==> flow/design.v <==
`timescale 1ns / 1ps
module awstm(
        pps,
        tevt,
        evt,
        rst_n,
        clk
    );
    input pps;
    input [31:0] tevt;
    output [31:0] evt;
    input rst_n;
    input clk;
    reg r_pps, r_awspps;
    reg [26:0] r_tcyc;       
    reg [26:0] r_td;         
    reg [30:0] r_awstm;      
    reg [30:0] r_tmev_next;  
    reg [31:0] r_set_tmev;  
    reg [10:0] r_tcor;       
    reg [10:0] r_tcor_max;   
    reg r_pps_lock;          
    wire evt_pps;            
    parameter [26:0] p_cyc_per_sec  = 27'd9_999;   
    parameter [26:0] p_pps_to       = 27'd14_999;  
    parameter [30:0] p_awstm_max    = 31'd99_999;   
    assign evt = r_set_tmev;
    assign evt_pps = pps & ~r_pps;
    wire [26:0] td_abs;
    wire [25:0] tmp1_td_abs;
    wire [25:0] tmp2_td_abs;
    wire [10:0] tmp_tcor_max;
    assign td_abs = (r_td[26] ? (~r_td + 17'd1): r_td);
    genvar i;
    assign tmp1_td_abs[25] = td_abs[25];  
    generate 
        for(i = 24; i >= 0; i=i-1) begin :g_tmp1_td_abs
            assign tmp1_td_abs[i] = td_abs[i+1] | td_abs[i];  
        end 
    endgenerate
    assign tmp2_td_abs[25] = tmp1_td_abs[25];
    generate
        for(i = 24; i >= 0; i=i-1) begin: g_tmp2_td_abs
            assign tmp2_td_abs[i] = tmp1_td_abs[i+1] ^ tmp1_td_abs[i];
        end
    endgenerate
    assign tmp_tcor_max[2:0] = 3'b000;
    generate 
        for(i = 0; i < 7; i=i+1) begin: g_tmp_tcor_max
            assign tmp_tcor_max[i+3] = tmp2_td_abs[25-i]; 
        end
    endgenerate
    assign tmp_tcor_max[10] = (tmp1_td_abs[20] & !tmp2_td_abs[20] ? 1'b0 : 1'b1); 
    always @(posedge clk or negedge rst_n) begin
        if(rst_n == 1'b0) begin
            r_pps <= 1'b0;
            r_awspps <= 1'b0;
            r_pps_lock <= 1'b0;
            r_tcyc <= 27'd0;
            r_td <= 27'd0;
            r_tcor <= 11'd0;
            r_tcor_max <= 11'd1024;
            r_awstm <= 31'd0;
            r_tmev_next <= 31'd0;
            r_set_tmev <= 32'd0;
        end else begin
            r_pps <= pps;
            r_tcyc <= r_tcyc + 1;
            r_tcor_max <= tmp_tcor_max;
            if(r_tcor >= r_tcor_max) begin
                r_tcor <= 10'd0;
            end else begin
                r_tcor <= r_tcor + 1;
            end
            if(r_tcyc == p_cyc_per_sec) begin
                r_awspps <= 1'b1;
            end else begin
                r_awspps <= 1'b0;
            end
            if(evt_pps) begin
                r_pps_lock <= 1'b1;
                r_tcyc <= 27'd0;
                r_td <= r_td + p_cyc_per_sec + ~r_tcyc + 27'd1;
            end else begin
                if(r_tcyc == p_pps_to) begin  
                    r_pps_lock <= 1'b0;
                    r_tcyc <= (p_pps_to - p_cyc_per_sec);     
                end                
            end
            if(r_awstm >= p_awstm_max) begin
                r_awstm <= 31'd0;
            end else begin
                if(r_tcor == r_tcor_max) begin
                    if(r_td[26]) begin  
                        r_awstm <= r_awstm;
                        r_td <= r_td + 27'd1;
                    end else begin  
                        r_awstm <= r_awstm + 31'd2;
                        r_td <= r_td - 27'd1;
                    end
                end else begin
                    r_awstm <= r_awstm + 31'd1;
                end
            end
            if(r_tmev_next == r_awstm || (r_tmev_next + 31'd1) == r_awstm) begin
                r_set_tmev <= {r_pps_lock, r_awstm};
                r_tmev_next <= r_tmev_next + tevt;
            end
            if(r_tmev_next > p_awstm_max) begin
                r_tmev_next <= r_tmev_next + ~p_awstm_max + 31'd1;
            end             
        end
    end
endmodule
## From RTL to reports: awstm

The steps from the RTL of awstm to its reports follow in flow order.
Lines are those of the file above, counted from 1.
Cell names lack the library's common part.
Not given: n/a

| set-up | value |
|---|---|
| design top | awstm |
| clock port | clk |
| library | sky130hd |
| corner | tt_025C_1v80 |

## Word-level counts

Counts by Yosys on the flattened word-level netlist (proc, flatten, opt, wreduce; memories kept). Register bits leave out memories and registers merged into their read ports (data or address). Print and check cells are left out. Cells with the same type and inputs are merged into one.

| word-level totals | value |
|---|---|
| flip-flop bits (word level) | 169 |
| input port bits | 35 |
| output and inout bits | 32 |
| cells after elaboration | 68 |

| cells by class | value |
|---|---|
| add/sub/neg operators | 14 |
| $lt $le $gt $ge | 3 |
| equal/unequal tests | 5 |
| multiplexer cells | 16 |
| bitwise operators | 17 |
| reductions and logical operators | 4 |

Operators by type and width:

| operator | number |
|---|---|
| 2-to-1 mux 27 bit | 6 |
| 2-to-1 mux 31 bit | 5 |
| adder 31 x 1 -> 31 bit with constant B | 3 |
| adder 27 x 1 -> 27 bit with constant B | 3 |
| equality test 31 bit | 2 |
| greater-or-equal comparator 31 x 17 -> 1 bit with constant B | 1 |
| > comparator 31 x 17 -> 1 bit with constant B | 1 |
| adder 31 x 2 -> 31 bit with constant B | 1 |
| adder 31 bit | 1 |
| adder 31 bit with constant B | 1 |
| subtractor 27 x 1 -> 27 bit with constant B | 1 |
| adder 27 x 14 -> 27 bit with constant B | 1 |
| equality test 27 x 14 -> 1 bit with constant B | 1 |
| adder 27 bit | 1 |
| inverter 27 bit | 1 |
| adder 26 x 1 -> 26 bit with constant B | 1 |
| inverter 26 bit | 1 |
| 2-to-1 mux 26 bit | 1 |
| adder 11 x 1 -> 11 bit with constant B | 1 |
| greater-or-equal comparator 11 bit | 1 |
| equality test 11 bit | 1 |
| 2-to-1 mux 11 bit | 1 |
| bitwise OR 1 bit | 6 |
| bitwise XOR 1 bit | 6 |
| nonzero test 2 bit | 2 |
| != test 3 bit with constant B | 1 |
| 2-to-1 mux 1 bit | 3 |
| bitwise AND 1 bit | 2 |

Other operator kinds: 3; their cells: 3.

## Logic depth

Longest topological path by Yosys (ltp), each cell counted once; first at word level (registers and memories cut), then after technology mapping (sequential cells cut; the memories' decode and read muxes count).

| depth | value |
|---|---|
| word-level depth | 8 |
| ABC_AREA | 0 |
| depth in mapped cells | 15 |

## Mapped cells and area

Yosys stat after the flow's synthesis: flattened, memories mapped to cells. It holds for the ABC_AREA given above (unset counts as 0); a run with the other value may have another netlist.

Cell types:

| cell type | number |
|---|---|
| dfrtp_1 | 168 |
| ha_1 | 121 |
| xnor2_1 | 103 |
| xor2_1 | 81 |
| a21oi_1 | 117 |
| nor2_1 | 142 |
| nand2_1 | 120 |
| mux2_4 | 25 |
| o21ai_0 | 69 |
| nand3_1 | 62 |
| inv_1 | 78 |
| a21o_1 | 34 |
| nand4_1 | 40 |
| a211oi_1 | 29 |
| nor3_1 | 39 |
| clkbuf_1 | 46 |
| nor4_1 | 24 |
| and3_1 | 20 |

Not listed: further types 62, cells in them 269.

| mapped netlist | value |
|---|---|
| mapped cells | 1587 |
| cell area after synthesis | 13724.4 um^2 |
| sequential area | 4230.3 um^2 |
| flip-flop cells | 169 |

## Path before layout

Source: OpenSTA report_checks on the synthesized netlist (no wires, ideal clock, input and output delay 20% of the period each), path of least setup slack; recovery checks are left aside. Register names are those of the netlist, which keeps one name where synthesis merged equal registers.

| timing path post-synthesis | value |
|---|---|
| kind | reg2reg |
| start point | register r_td[26] |
| end point | register r_td[25] |
| clock period | 6.0 ns |
| library setup time | 0.141 ns |
| time at the first pin | 0.000 ns |
| arrival | 3.471 ns |
| slack | 2.388 ns |
| path delay | 3.612 ns |
| stages | 13 |
| synthesis period reached | 3.612 ns |

"path delay" is the arrival time less input delay plus setup time.
"stages" counts driving pins, that of a launching flip-flop among them; a cell with two outputs on the path counts twice.
"synthesis period reached" = period - worst setup slack (recovery checks aside). The figure is calculated, with input and output delays left at 20% of the set period.
The rows between start and end are the longest chain of elaborated cells between them; the timing report does not say that the signal goes this way. Where chains are equally long, one stands for them.
A line is the first line of the expression or statement that the cell stems from. Yosys adds cells for indexed reads and writes and turns some case tables into memories.
A register here has more assigning lines than the two given.

| on the way, post-synthesis | value |
|---|---|
| cell sequence | dfrtp_1 clkbuf_1 inv_1 ha_1 a2111oi_0 o21a_1 o311ai_1 a211oi_1 o21ai_1 a21o_1 a2111oi_0 a41o_1 a221oi_1 |
| length of the longest elaborated chain | 3 |
| elaborated cells on any way between the ends | 3 |
| classes of those cells | mux: 3 |

Ends and longest elaborated chain, post-synthesis:

| what | line | RTL |
|---|---|---|
| start: declaration | 16 | `reg [26:0] r_td;` |
| start: assignment | 83 | `r_td <= r_td + p_cyc_per_sec + ~r_tcyc + 27'd1;` |
| start: assignment | 96 | `r_td <= r_td + 27'd1;` |
| 2-to-1 mux 27 bit | 94 | `if(r_td[26]) begin` |
| 2-to-1 mux 27 bit | 93 | `if(r_tcor == r_tcor_max) begin` |
| 2-to-1 mux 27 bit | 90 | `if(r_awstm >= p_awstm_max) begin` |
| end: assignment | 83 |  |
| end: assignment | 96 |  |
| end: declaration | 16 |  |

## Timing after layout

Path of least setup slack in the final report of run 2 (OpenROAD, finished layout, wires in). Where an end is a register, its clock arrival counts in the times.

| timing path post-layout | value |
|---|---|
| kind | reg2reg |
| start point | register r_tmev_next[16] |
| end point | register r_tmev_next[2] |
| clock period | 3.41 ns |
| library setup time | 0.13 ns |
| time at the first pin | 0.46 ns |
| arrival | 4.05 ns |
| slack | -0.30 ns |
| stages | 14 |

The rows between start and end are the longest chain of elaborated cells between them; the timing report does not say that the signal goes this way. Where chains are equally long, one stands for them.
A register here has more assigning lines than the two given.

| on the way, post-layout | value |
|---|---|
| cell sequence | dfrtp_1 buf_4 and4_1 nand2_1 nor3_1 nand3_1 a2111oi_4 a41oi_4 buf_12 buf_6 buf_12 nor2_1 a211oi_2 a21oi_4 |
| length of the longest elaborated chain | 5 |
| elaborated cells on any way between the ends | 8 |
| classes of those cells | add/sub: 1; compare: 1; eq/ne: 2; mux: 2; reduce/logical: 2 |

Ends and longest elaborated chain, post-layout:

| what | line | RTL |
|---|---|---|
| start: declaration | 18 | `reg [30:0] r_tmev_next;` |
| start: assignment | 107 | `r_tmev_next <= r_tmev_next + tevt;` |
| start: assignment | 110 | `r_tmev_next <= r_tmev_next + ~p_awstm_max + 31'd1;` |
| adder 31 x 1 -> 31 bit | 105 | `if(r_tmev_next == r_awstm \|\| (r_tmev_next + 31'd1) == r_awstm) begin` |
| equality test 31 bit | 105 |  |
| logical OR 1 bit | 105 |  |
| 2-to-1 mux 31 bit | 105 |  |
| 2-to-1 mux 31 bit | 109 | `if(r_tmev_next > p_awstm_max) begin` |
| end: assignment | 107 |  |
| end: assignment | 110 |  |
| end: declaration | 18 |  |

Add stored flow runs of awstm

Settings and measured results of 4 stored flow runs for module awstm (sky130hd), not sorted in any way. The constraints put input and output delay at 20% of the set period each and load the outputs with 0.01 pF.
"period achieved" is the run's clock period less its worst setup slack. It is reckoned from that one timing run; input and output delays stay at 20% of the period that was set.
"worst setup path time": the worst setup path's part of the clock period (all of it between registers, 20% less for each end at a port) less its slack. A launch clock that arrives late makes it longer, a capture clock that arrives late makes it shorter.
Settings: n/a = not set for that run.
A result given as n/a is not shown for that run.

| run | ABC_AREA | CELL_PAD_IN_SITES_DETAIL_PLACEMENT | CELL_PAD_IN_SITES_GLOBAL_PLACEMENT | CORE_ASPECT_RATIO | CORE_MARGIN | CORE_UTILIZATION | CTS_CLUSTER_SIZE | GPL_ROUTABILITY_DRIVEN | GPL_TIMING_DRIVEN | HOLD_SLACK_MARGIN | MIN_ROUTING_LAYER | PLACE_DENSITY_LB_ADDON | SLEW_MARGIN | TNS_END_PERCENT | period_ns | CAP_MARGIN | CTS_CLUSTER_DIAMETER | MAX_ROUTING_LAYER | PLACE_DENSITY | SETUP_SLACK_MARGIN | cell area after synthesis (um^2) | die area (um^2) | standard-cell area after routing (um^2) | utilization of the finished layout | worst slack on setup checks (ns) | total negative slack (ns) | period achieved (ns) | worst setup path time (ns) | type of the worst setup path |
|---|---|---|---|---|---|---|---|---|---|---|---|---|---|---|---|---|---|---|---|---|---|---|---|---|---|---|---|---|---|
| run 1 | 0 | 2 | 2 | 1.42 | 10 | 42 | 11 | 0 | 0 | 0.19 | met1 | 0.06 | 10 | 85 | 2.52 | 20 | n/a | n/a | n/a | n/a | n/a | n/a | n/a | n/a | n/a | n/a | n/a | n/a | n/a |
| run 2 | n/a | n/a | n/a | n/a | 2 | 64 | 65 | n/a | n/a | n/a | met1 | n/a | 0 | n/a | 3.41 | 20 | 334 | met5 | 0.9 | 0.51 | 13724.4 | 22632.2 | 18129.9 | 0.862 | -0.298 | -1.101 | 3.708 | 3.71 | reg2reg |
| run 3 | 1 | n/a | 1 | n/a | 7 | 43 | n/a | n/a | n/a | n/a | n/a | n/a | 0 | n/a | 4.35 | 20 | 326 | met4 | n/a | n/a | 15438.6 | 41404.1 | 17170.2 | 0.484 | 1.006 | 0.000 | 3.344 | 3.34 | reg2reg |
| run 4 | 0 | 0 | n/a | n/a | 2 | 40 | n/a | n/a | n/a | n/a | met1 | n/a | 0 | 70 | 2.62 | 20 | 117 | n/a | 0.65 | 0.4 | 13724.4 | 35808.0 | 20206.9 | 0.6 | -0.551 | -32.244 | 3.171 | 3.17 | reg2reg |

Run 1: no results, clock tree synthesis failed with DPL-0033
